==> flow/design.v <==
`timescale 1ns / 1ps
module mac #(
	  parameter N = 16
    )(
    input clk,rst,ce,
    input [N-1:0] a,
    input [N-1:0] b,
    input [N-1:0] c,
    output reg [N-1:0] p
    );
always@(posedge clk)
 begin
    if(rst)
    begin
        p<=0;
    end
    else if(ce)
    begin
        p <= (a*b+c);
    end
 end
endmodule
module variable_shift_reg #(parameter width = 8, parameter size = 3) (
input clk,
input ce,
input rst,
input [width-1:0] data_in,
output [width-1:0] data_out
);
reg [width-1:0] sr [size-1:0];
generate
genvar i;
for(i = 0;i < size;i = i + 1)
begin
    always@(posedge clk)
    begin
        if(rst)
        begin
            sr[i] <= 'd0;
        end
        else
        begin
            if(ce)
            begin
                if(i == 'd0)
                begin
                    sr[i] <= data_in;
                end
                else
                begin
                    sr[i] <= sr[i-1];
                end
            end
        end
    end
end
endgenerate
assign data_out = sr[size-1];
endmodule
module convolver #(
parameter n = 9'h010,
parameter k = 9'h003,
parameter s = 1,
parameter N = 16
)(
input clk,
input ce,
input global_rst,
input [N-1:0] activation,
input [(k*k)*16-1:0] weight1,
output[N-1:0] conv_op,
output valid_conv,
output end_conv
);
reg [31:0] count,count2,count3,row_count;
reg en1,en2,en3;
wire [15:0] tmp [k*k+1:0];
wire [15:0] weight [0:k*k-1];
generate
	genvar l;
	for(l=0;l<k*k;l=l+1)
	begin
      assign weight [l][N-1:0] = weight1[N*l +: N];
	end
endgenerate
assign tmp[0] = 32'h0000000;
generate
genvar i;
  for(i = 0;i<k*k;i=i+1)
  begin: MAC
    if((i+1)%k ==0)
    begin
      if(i==k*k-1)
      begin
      mac #(.N(N)) mac(
        .clk(clk),
        .ce(ce),
        .rst(global_rst),
        .a(activation),
        .b(weight[i]),
        .c(tmp[i]),
        .p(conv_op)
        );
      end
      else
      begin
      wire [N-1:0] tmp2;
      mac #(.N(N)) mac(
        .clk(clk),
        .ce(ce),
        .rst(global_rst),
        .a(activation),
        .b(weight[i]),
        .c(tmp[i]),
        .p(tmp2)
        );
      variable_shift_reg #(.width(N),.size(n-k)) SR (
          .clk(clk),
          .ce(ce),
          .rst(global_rst),
          .data_in(tmp2),
          .data_out(tmp[i+1])
          );
      end
    end
    else
    begin
   mac #(.N(N)) mac2(
      .clk(clk),
      .ce(ce),
      .rst(global_rst),
      .a(activation),
      .b(weight[i]),
      .c(tmp[i]),
      .p(tmp[i+1])
      );
    end
  end
endgenerate
always@(posedge clk)
begin
  if(global_rst)
  begin
    count <=0;
    count2<=0;
    count3<=0;
    row_count <= 0;
    en1<=0;
    en2<=1;
    en3<=0;
  end
  else if(ce)
  begin
    if(count == (k-1)*n+k-1)
    begin
      en1 <= 1'b1;
      count <= count+1'b1;
    end
    else
    begin
      count<= count+1'b1;
    end
  if(en1 && en2)
  begin
    if(count2 == n-k)
    begin
      count2 <= 0;
      en2 <= 0 ;
      row_count <= row_count + 1'b1;
    end
    else
    begin
      count2 <= count2 + 1'b1;
    end
  end
  if(~en2)
  begin
  if(count3 == k-2)
  begin
    count3<=0;
    en2 <= 1'b1;
  end
  else
    count3 <= count3 + 1'b1;
  end
  if((((count2 + 1) % s == 0) && (row_count % s == 0))||(count3 == k-2)&&(row_count % s == 0)||(count == (k-1)*n+k-1))
  begin
    en3 <= 1;
  end
  else
    en3 <= 0;
  end
end
	assign end_conv = (count>= n*n+2) ? 1'b1 : 1'b0;
	assign valid_conv = (en1&&en2&&en3);
endmodule
Tool chain data of convolver

What the tools print for convolver, step after step.
Lines are those of the file above, counted from 1.
Operators: Yosys type, input widths -> output width; for muxes data width and select width s.
Library cell names are shortened.
The mark n/a stands for no value.

Design top: convolver
Clock input: clk
Library: sky130hd
Timing corner: tt_025C_1v80

Word-level counts

Source: Yosys, flattened and elaborated. Widths are those after wreduce. Registers that Yosys merges into a memory's read port (data or address) are not register bits. Print and check cells do not count. Equal cells are merged and count once.

Multipliers: 9
Bitwise logic cells: 1
Reductions and logical operators: 5
Multiplexer cells: 7
Equality and inequality tests: 3
$lt $le $gt $ge: 1
Add/sub/neg operators: 11

Operators by type and width:

| operator              | count |
| $mul 16x16->16        | 9 |
| $add 16x16->16        | 8 |
| $add 32x1->32 const B | 3 |
| $mux 32               | 2 |
| $eq 32x1->1 const B   | 1 |
| $eq 32x4->1 const B   | 1 |
| $eq 32x6->1 const B   | 1 |
| $ge 32x9->1 const B   | 1 |
| $reduce_and 2->1      | 3 |
| $mux 1                | 5 |
| $logic_and 1x1->1     | 2 |
| $not 1->1             | 1 |

Flip-flop bits (word level): 659

Longest topological paths

Yosys ltp: most cells in a row. Word level: on the elaborated netlist, between registers, memories and ports. Mapped: between sequential cells and ports; inverters and the memories' decode and read muxes count.

Depth in word-level cells: 5
ABC_AREA: 0
Gate-level depth with buffers: 25

Netlist

Source: synth_stat.txt of the flow (Yosys; design flattened, memories mapped). It holds for the ABC_AREA given above (unset counts as 0); a run with the other value may have another netlist.
The area totals of this step are shown rounded.

Synthesis area: 0.063 mm^2
Sequential area: 0.013 mm^2
Mapped cells: 7097
Flip-flops: 659
Buffer cells: 350

Cells by type:

| type     | count | area in all (um^2) |
| fa_1     | 832   | 1.67E+04 |
| dfxtp_1  | 659   | 1.32E+04 |
| ha_1     | 471   | 5.89E+03 |
| mux2i_1  | 523   | 5.24E+03 |
| inv_1    | 1370  | 5.14E+03 |
| and2_1   | 495   | 3096.72 |
| nand2_1  | 820   | 3.08E+03 |
| xnor2_1  | 298   | 2.61E+03 |
| nor2_1   | 664   | 2492.39 |
| xor2_1   | 129   | 1.13E+03 |
| clkbuf_1 | 246   | 923.386 |
| o21ai_0  | 65    | 325.312 |
| a21oi_1  | 53    | 265.254 |
| buf_2    | 53    | 265.254 |
| a21o_1   | 30    | 225.216 |
| nand3_1  | 43    | 215.206 |
| and3_1   | 33    | 206.448 |
| buf_1    | 48    | 180.173 |

Other cell types: 41; their cells: 265.
The figures by module come from a second, unflattened synthesis with its own total; it is not the netlist above.

Cell total of the unflattened synthesis: 7179
Area total of the unflattened synthesis: 0.064 mm^2

Each row is one instance without its submodules.

By module:

| module                                  | cells | area (mm^2) | times used |
| mac #(N=16)                             | 587   | 0.005       | 9 |
| variable_shift_reg #(width=16, size=13) | 670   | 0.0073      | 2 |
| convolver                               | 556   | 0.0047      | 1 |

Worst setup path after synthesis

OpenSTA on the mapped netlist: ideal clock, no wires. The path of least setup slack (recovery checks aside). Input and output delay are each 20% of the period. Register names are those of the netlist, which keeps one name where synthesis merged equal registers.

Path kind: in2reg
Start: in activation[10]
End: reg MAC[1].genblk1.mac2.p[14]
Stages: 25
Slack: 882 ps
Clock period: 8000 ps
Delay of the path: 5518 ps
Arrival: 6990 ps
Synthesis period reached: 7118 ps

"delay of the path" = arrival - input delay + setup time.
"stages" counts driving pins, that of a launching flip-flop among them; a cell with two outputs on the path counts twice.
"synthesis period reached" is the clock period less the worst setup slack; recovery checks do not enter. This is arithmetic on one report: input and output delays are still those of the set period (20% each).
Between the ends stands the longest chain of elaborated cells between them, by number of cells; it is not shown to be the way that was timed. Of several equally long chains one is given.
Each line given opens the expression or statement behind the cell; cells for indexed reads and writes are added by Yosys, which also makes memories of some case tables.

Path through: buf_2 buf_2 clkbuf_1 and2_1 fa_1 inv_1 fa_1 inv_1 fa_1 inv_1 fa_1 inv_1 fa_1 inv_1 fa_1 inv_1 ha_1 and2_1 or2_1 a21oi_1 nor2b_1 a311oi_1 xnor2_1 mux2i_1 nor2_1
Cells in the longest elaborated chain: 2
Elaborated cells between the ends (all ways): 2
RTL lines with such cells: 1
Classes of those cells: 1 x add/sub; 1 x mul

RTL lines, path after synthesis:

| item               | line | source |
| start: declaration | 69   | `input [N-1:0] activation,` |
| $mul 16x16->16     | 19   | `p <= (a*b+c);` |
| $add 16x16->16     | 19   |  |
| end: assignment    | 15   | `p<=0;` |
| end: assignment    | 19   |  |
| end: declaration   | 9    | `output reg [N-1:0] p` |

Timing after layout

Path of least setup slack in the final report of record 1 (OpenROAD, finished layout, wires in). Where an end is a register, its clock arrival counts in the times.
The report prints the path's times to 10 ps; the period is as set.

Path kind: in2reg
Start: in activation[5]
End: reg MAC[7].genblk1.mac2.p[14]
Slack: 1230 ps
Clock period: 7290 ps
Arrival: 6540 ps
Stages: 22

Between the ends stands the longest chain of elaborated cells between them, by number of cells; it is not shown to be the way that was timed. Of several equally long chains one is given.

Path through: buf_16 buf_12 and2_4 fa_1 inv_2 fa_1 fa_1 fa_1 inv_1 fa_1 inv_1 fa_1 inv_2 ha_4 and2_4 or2_4 a21oi_4 nor2b_1 a311oi_2 xnor2_1 mux2i_1 nor2_1
Cells in the longest elaborated chain: 2
Elaborated cells between the ends (all ways): 2
RTL lines with such cells: 1
Classes of those cells: 1 x add/sub; 1 x mul

RTL lines, path post-layout:

| item               | line | source |
| start: declaration | 69   | `input [N-1:0] activation,` |
| $mul 16x16->16     | 19   | `p <= (a*b+c);` |
| $add 16x16->16     | 19   |  |
| end: assignment    | 15   | `p<=0;` |
| end: assignment    | 19   |  |
| end: declaration   | 9    | `output reg [N-1:0] p` |

Module convolver, platform sky130hd: 3 stored runs of the flow (Yosys, OpenROAD) with differing settings, in no particular order. Input and output delays are each 20% of the period that was set; the output load is 0.01 pF.
"period reached" is the run's clock period less its worst setup slack. It is reckoned from that one timing run; input and output delays stay at 20% of the period that was set.
"time on the worst setup path" means the part of the period allowed to the worst setup path (the constraints hold back 20% at inputs and 20% at outputs) less its slack; where the path has registers, the arrival times of their clocks count too.
By "overall power" is meant OpenSTA's value without simulated activity: inputs other than the clock are taken to toggle once in ten clock periods, and the tool carries that through the logic.
"time on the worst setup path" is known to 10 ps.
The results are shown rounded.
Among the settings, n/a means not set for that run.

| item                                          | record 1 | record 2 | record 3 |
| CAP_MARGIN                                    | 40       | 20       | 10       |
| GPL_ROUTABILITY_DRIVEN                        | 0        | 0        | n/a      |
| PLACE_DENSITY                                 | 0.61     | n/a      | n/a      |
| SETUP_SLACK_MARGIN                            | 1.48     | 1.48     | n/a      |
| TNS_END_PERCENT                               | 80       | n/a      | n/a      |
| period_ns                                     | 7.29     | 7.29     | 8.0      |
| CORE_MARGIN                                   | 2        | 2        | 2        |
| CORE_UTILIZATION                              | 40       | 40       | 39       |
| SLEW_MARGIN                                   | 20       | 20       | 20       |
| CTS_CLUSTER_SIZE                              | n/a      | n/a      | 61       |
| standard-cell area of the final layout (mm^2) | 0.074    | 0.074    | 0.07     |
| time on the worst setup path (ps)             | 4600     | 4720     | 5520     |
| critical path kind                            | in2reg   | in2reg   | in2reg   |
| setup total negative slack (ps)               | 0        | 0        | 0        |
| period reached (ps)                           | 6057     | 6176     | 7123     |
| overall power (mW)                            | 31       | 31       | 25       |
| area of the die (mm^2)                        | 0.16     | 0.16     | 0.17     |
| utilization of the finished layout            | 0.47     | 0.47     | 0.44     |
| chip area after synthesis (Yosys) (mm^2)      | 0.063    | 0.063    | 0.063    |
| worst setup slack after layout (ps)           | 1200     | 1100     | 880      |
| worst hold slack in the final report (ps)     | 470      | 460      | 470      |
